==> flow/design.v <==
`timescale 1ns / 1ps
module compl_mul(
   input logic clk_i, 
   input logic srst_i,
   input logic signed [17:0]data_a_i_i,   
   input logic signed [17:0]data_a_q_i,   
   input logic signed [17:0]data_b_i_i,   
   input logic signed [17:0]data_b_q_i,   
   output  logic signed  [36:0]data_i_o,    
   output  logic signed [36:0]data_q_o     
   );
   logic signed [35:0] prod_ii, prod_iq, prod_qi, prod_qq;
   assign prod_ii = data_a_i_i * data_b_i_i;
   assign prod_qq = data_a_q_i * data_b_q_i;
   assign prod_iq = data_a_i_i * data_b_q_i;
   assign prod_qi = data_a_q_i * data_b_i_i;
   always_ff@(posedge clk_i) begin
       if(srst_i)begin
           data_i_o<=0;
           data_q_o<=0;
       end
       else begin
           data_i_o<=prod_ii-prod_qq;
           data_q_o<=prod_iq+prod_qi;
       end
   end
endmodule
Tool chain data of compl_mul
What the tools print for compl_mul, step after step.
Line numbers count from 1 in the design file above.
Cell names lack the library's common part.
{"block": "design", "design": "compl_mul", "clock_port": "clk_i", "lib": "sky130hd", "lib_corner": "tt_025C_1v80"}

After elaboration
Source: Yosys, flattened and elaborated, memories not mapped. Widths are those after wreduce; folded enables and synchronous resets count as part of the registers. Registers that Yosys merges into a memory's read port (data or address) are not register bits. Print and check cells do not count. Equal cells are merged and count once.
{"block": "word_totals", "register_bits": 74, "inputBits": 74, "wordCells": 8}
{"block": "classes", "n_addsub": 2, "mul": 4}
{"block": "ops", "op": "18-bit by 18-bit multiplier with 36-bit output", "n": 4}
{"block": "ops", "op": "36-bit by 36-bit adder with 37-bit output", "n": 1}
{"block": "ops", "op": "36-bit by 36-bit subtractor with 37-bit output", "n": 1}

Longest topological paths
Longest topological path by Yosys (ltp), each cell counted once; first at word level (registers and memories cut), then after technology mapping (sequential cells cut; the memories' decode and read muxes count).
{"block": "depth", "word_depth": 2, "ABC_AREA": 0, "depth_mapped": 30, "depth_no_buf": 28}

Netlist
Yosys stat after the flow's synthesis: flattened, memories mapped to cells. It holds for the ABC_AREA given above (unset counts as 0); a run with the other value may have another netlist.
Totals and module areas in this step are rounded.
{"block": "mapped", "cell_count": 5407, "mapped_area_um2": 50930, "seqArea_um2": 1481, "ffs": 74}
{"block": "types", "cell": "fa_1", "n": 1470, "area_total_um2": 2.94E+04}
{"block": "types", "cell": "inv_1", "n": 1493, "area_total_um2": 5.6E+03}
{"block": "types", "cell": "ha_1", "n": 323, "area_total_um2": 4.04E+03}
{"block": "types", "cell": "and2_1", "n": 559, "area_total_um2": 3.5E+03}
{"block": "types", "cell": "nand2_1", "n": 700, "area_total_um2": 2627.52}
{"block": "types", "cell": "dfxtp_1", "n": 74, "area_total_um2": 1.48E+03}
{"block": "types", "cell": "clkbuf_1", "n": 279, "area_total_um2": 1.05E+03}
{"block": "types", "cell": "xnor2_1", "n": 70, "area_total_um2": 613.088}
{"block": "types", "cell": "nor2_1", "n": 122, "area_total_um2": 457.939}
{"block": "types", "cell": "a21oi_1", "n": 53, "area_total_um2": 265.254}
{"block": "types", "cell": "xor2_1", "n": 29, "area_total_um2": 253.994}
{"block": "types", "cell": "a21o_1", "n": 30, "area_total_um2": 225.216}
{"block": "types", "cell": "nand2b_1", "n": 34, "area_total_um2": 212.704}
{"block": "types", "cell": "o21ai_0", "n": 32, "area_total_um2": 160.154}
{"block": "types", "cell": "nor2b_1", "n": 16, "area_total_um2": 100.096}
{"block": "types", "cell": "a211oi_1", "n": 11, "area_total_um2": 82.579}
{"block": "types", "cell": "nor3_1", "n": 14, "area_total_um2": 70.067}
{"block": "types", "cell": "o21bai_1", "n": 9, "area_total_um2": 67.565}
Not listed: further types 40, cells in them 89.

Worst setup path after synthesis
OpenSTA on the mapped netlist: ideal clock, no wires. The path of least setup slack (recovery checks aside). Input and output delay are each 20% of the period. Register names are those of the netlist, which keeps one name where synthesis merged equal registers.
{"block": "synth_path", "kind": "input -> register", "start": "in data_a_q_i[17]", "end": "reg data_q_o[33]", "period_ns": 16.0, "input_delay_ns": 3.200, "launch_ns": 3.200, "arrival_time_ns": 10.177, "required_time_ns": 15.872, "setup_slack_ns": 5.696, "delay_ns": 7.105, "driving_pins": 24, "path_buffers": 2, "synth_period_reached_ns": 10.304}
"delay_ns" = arrival - input delay + setup time.
"driving_pins": output pins that drive a net of the path, with the launching flip-flop's if there is one; two outputs of one cell count as two.
"synth_period_reached_ns" = period - worst setup slack (recovery checks aside). The figure is calculated, with input and output delays left at 20% of the set period.
Between the ends stands the longest chain of elaborated cells between them, by number of cells; it is not shown to be the way that was timed. Of several equally long chains one is given.
A line is the first line of the expression or statement that the cell stems from. Yosys adds cells for indexed reads and writes and turns some case tables into memories.
{"block": "synth_between", "cell_sequence": "clkbuf_1 clkbuf_1 nand2_1 fa_1 fa_1 inv_1 fa_1 fa_1 fa_1 fa_1 fa_1 inv_1 fa_1 inv_1 ha_1 o21ai_0 nand2b_1 o41a_1 a221o_1 a41oi_4 o211ai_2 o31ai_2 xor2_1 nor2_1", "elab_chain_cells": 2, "cells_between": 2, "cone_lines": 2, "classes_between": "1 x add/sub; 1 x mul"}
{"block": "synth_lines", "element": "from (decl)", "line_no": 6, "source": "input logic signed [17:0]data_a_q_i,"}
{"block": "synth_lines", "element": "18-bit by 18-bit multiplier with 36-bit output", "line_no": 16, "source": "assign prod_qi = data_a_q_i * data_b_i_i;"}
{"block": "synth_lines", "element": "36-bit by 36-bit adder with 37-bit output", "line_no": 24, "source": "data_q_o<=prod_iq+prod_qi;"}
{"block": "synth_lines", "element": "to (assign)", "line_no": 20, "source": "data_q_o<=0;"}
{"block": "synth_lines", "element": "to (assign)", "line_no": 24}
{"block": "synth_lines", "element": "to (decl)", "line_no": 10, "source": "output  logic signed [36:0]data_q_o"}

Path in the finished layout
Path of least setup slack in the final report of stored run 1 (OpenROAD, finished layout, wires in). Where an end is a register, its clock arrival counts in the times.
{"block": "layout_path", "kind": "input -> register", "start": "in data_b_q_i[1]", "end": "reg data_i_o[35]", "period_ns": 11.2, "input_delay_ns": 2.24, "launch_ns": 2.24, "arrival_time_ns": 10.52, "required_time_ns": 11.49, "setup_slack_ns": 0.97, "driving_pins": 25, "path_buffers": 2}
Between the ends stands the longest chain of elaborated cells between them, by number of cells; it is not shown to be the way that was timed. Of several equally long chains one is given.
{"block": "layout_between", "cell_sequence": "clkdlybuf4s50_1 buf_4 nand2_1 fa_1 fa_1 inv_1 fa_1 inv_1 fa_1 fa_1 fa_1 fa_1 inv_1 fa_1 inv_1 ha_1 o211ai_1 a21boi_0 o32ai_1 a21oi_2 a21oi_1 o21a_1 o41ai_1 xnor2_1 nor2_1", "elab_chain_cells": 2, "cells_between": 2, "cone_lines": 2, "classes_between": "1 x add/sub; 1 x mul"}
{"block": "layout_lines", "element": "from (decl)", "line_no": 8, "source": "input logic signed [17:0]data_b_q_i,"}
{"block": "layout_lines", "element": "18-bit by 18-bit multiplier with 36-bit output", "line_no": 14, "source": "assign prod_qq = data_a_q_i * data_b_q_i;"}
{"block": "layout_lines", "element": "36-bit by 36-bit subtractor with 37-bit output", "line_no": 23, "source": "data_i_o<=prod_ii-prod_qq;"}
{"block": "layout_lines", "element": "to (assign)", "line_no": 19, "source": "data_i_o<=0;"}
{"block": "layout_lines", "element": "to (assign)", "line_no": 23}
{"block": "layout_lines", "element": "to (decl)", "line_no": 9, "source": "output  logic signed  [36:0]data_i_o,"}

Wiki page: compl_mul / flow data

compl_mul through Yosys and OpenROAD on sky130hd: 6 stored runs, unordered, with their settings and measured results. The constraints put input and output delay at 20% of the set period each and load the outputs with 0.01 pF.
"achievedPeriod_ns": clock period set for the run, less the worst setup slack. It is reckoned from that one timing run; input and output delays stay at 20% of the period that was set.
By "worst_setup_path_time_ns" is meant the share of the clock period that the worst setup path is allowed (20% is reserved at inputs, 20% at outputs), minus its slack. Clock arrival times at its registers enter into it.
Values from the reports are rounded here.

{"run": "stored run 1", "settings": { "ABC_AREA": 0, "CAP_MARGIN": 10, "CORE_ASPECT_RATIO": 1.82, "CORE_UTILIZATION": 60, "CTS_CLUSTER_DIAMETER": 35, "GPL_ROUTABILITY_DRIVEN": 1, "MAX_ROUTING_LAYER": "met4", "PLACE_DENSITY_LB_ADDON": 0.14, "period_ns": 11.2, "CORE_MARGIN": 2, "SLEW_MARGIN": 20 }, "results": { "final_setup_tns_ns": 0.000, "post_synth_area_um2": 50930, "setup_worst_slack_ns": 0.971, "final_stdcell_area_um2": 54150, "utilization_pct": 64.2, "worst_setup_path_time_ns": 7.99, "critical_path_kind": "input -> register", "ws_hold_ns": 2.341, "design_die_area_um2": 87340, "achievedPeriod_ns": 10.229 }}
{"run": "stored run 2", "settings": { "CELL_PAD_IN_SITES_DETAIL_PLACEMENT": 1, "CELL_PAD_IN_SITES_GLOBAL_PLACEMENT": 3, "CORE_UTILIZATION": 49, "CTS_CLUSTER_DIAMETER": 194, "GPL_TIMING_DRIVEN": 0, "PLACE_DENSITY_LB_ADDON": 0.29, "SETUP_SLACK_MARGIN": 0.58, "period_ns": 13.3, "CAP_MARGIN": 20, "CORE_MARGIN": 2, "SLEW_MARGIN": 20 }, "results": { "final_setup_tns_ns": 0.000, "utilization_pct": 52.4, "ws_hold_ns": 2.773, "achievedPeriod_ns": 12.661, "design_die_area_um2": 106500, "worst_setup_path_time_ns": 10.00, "critical_path_kind": "input -> register", "post_synth_area_um2": 50930, "setup_worst_slack_ns": 0.639, "final_stdcell_area_um2": 54200 }}
{"run": "stored run 3", "settings": { "CORE_UTILIZATION": 40, "SETUP_SLACK_MARGIN": 2.05, "period_ns": 11.8, "CAP_MARGIN": 20, "CORE_MARGIN": 2, "SLEW_MARGIN": 20 }, "results": { "post_synth_area_um2": 50930, "utilization_pct": 43.9, "worst_setup_path_time_ns": 7.10, "critical_path_kind": "input -> register", "setup_worst_slack_ns": 2.339, "final_stdcell_area_um2": 55340, "ws_hold_ns": 2.312, "design_die_area_um2": 130200, "final_setup_tns_ns": 0.000, "achievedPeriod_ns": 9.461 }}
{"run": "stored run 4", "settings": { "ABC_AREA": 1, "CAP_MARGIN": 10, "CORE_ASPECT_RATIO": 0.98, "period_ns": 11.9, "CORE_MARGIN": 2, "CORE_UTILIZATION": 40, "SLEW_MARGIN": 20 }, "results": { "final_setup_tns_ns": 0.000, "design_die_area_um2": 136100, "post_synth_area_um2": 53260, "setup_worst_slack_ns": 1.367, "final_stdcell_area_um2": 56570, "achievedPeriod_ns": 10.533, "ws_hold_ns": 2.852, "worst_setup_path_time_ns": 8.15, "critical_path_kind": "input -> register", "utilization_pct": 42.8 }}
{"run": "stored run 5", "settings": { "CORE_UTILIZATION": 40, "period_ns": 11.8, "CAP_MARGIN": 20, "CORE_MARGIN": 2, "SLEW_MARGIN": 20 }, "results": { "ws_hold_ns": 2.307, "final_stdcell_area_um2": 54600, "final_setup_tns_ns": 0.000, "post_synth_area_um2": 50930, "utilization_pct": 43.3, "worst_setup_path_time_ns": 8.26, "critical_path_kind": "input -> register", "design_die_area_um2": 130200, "achievedPeriod_ns": 10.617, "setup_worst_slack_ns": 1.183 }}
{"run": "stored run 6", "settings": { "CAP_MARGIN": 10, "CELL_PAD_IN_SITES_DETAIL_PLACEMENT": 2, "CORE_UTILIZATION": 30, "CTS_CLUSTER_DIAMETER": 380, "PLACE_DENSITY_LB_ADDON": 0.13, "SETUP_SLACK_MARGIN": 0.75, "TNS_END_PERCENT": 30, "period_ns": 7.18, "CORE_MARGIN": 2, "SLEW_MARGIN": 20 }, "results": { "post_synth_area_um2": 50930, "design_die_area_um2": 173100, "utilization_pct": 39.9, "achievedPeriod_ns": 8.118, "final_stdcell_area_um2": 67520, "final_setup_tns_ns": -28.87, "ws_hold_ns": 1.426, "setup_worst_slack_ns": -0.938, "worst_setup_path_time_ns": 6.68, "critical_path_kind": "input -> register" }}
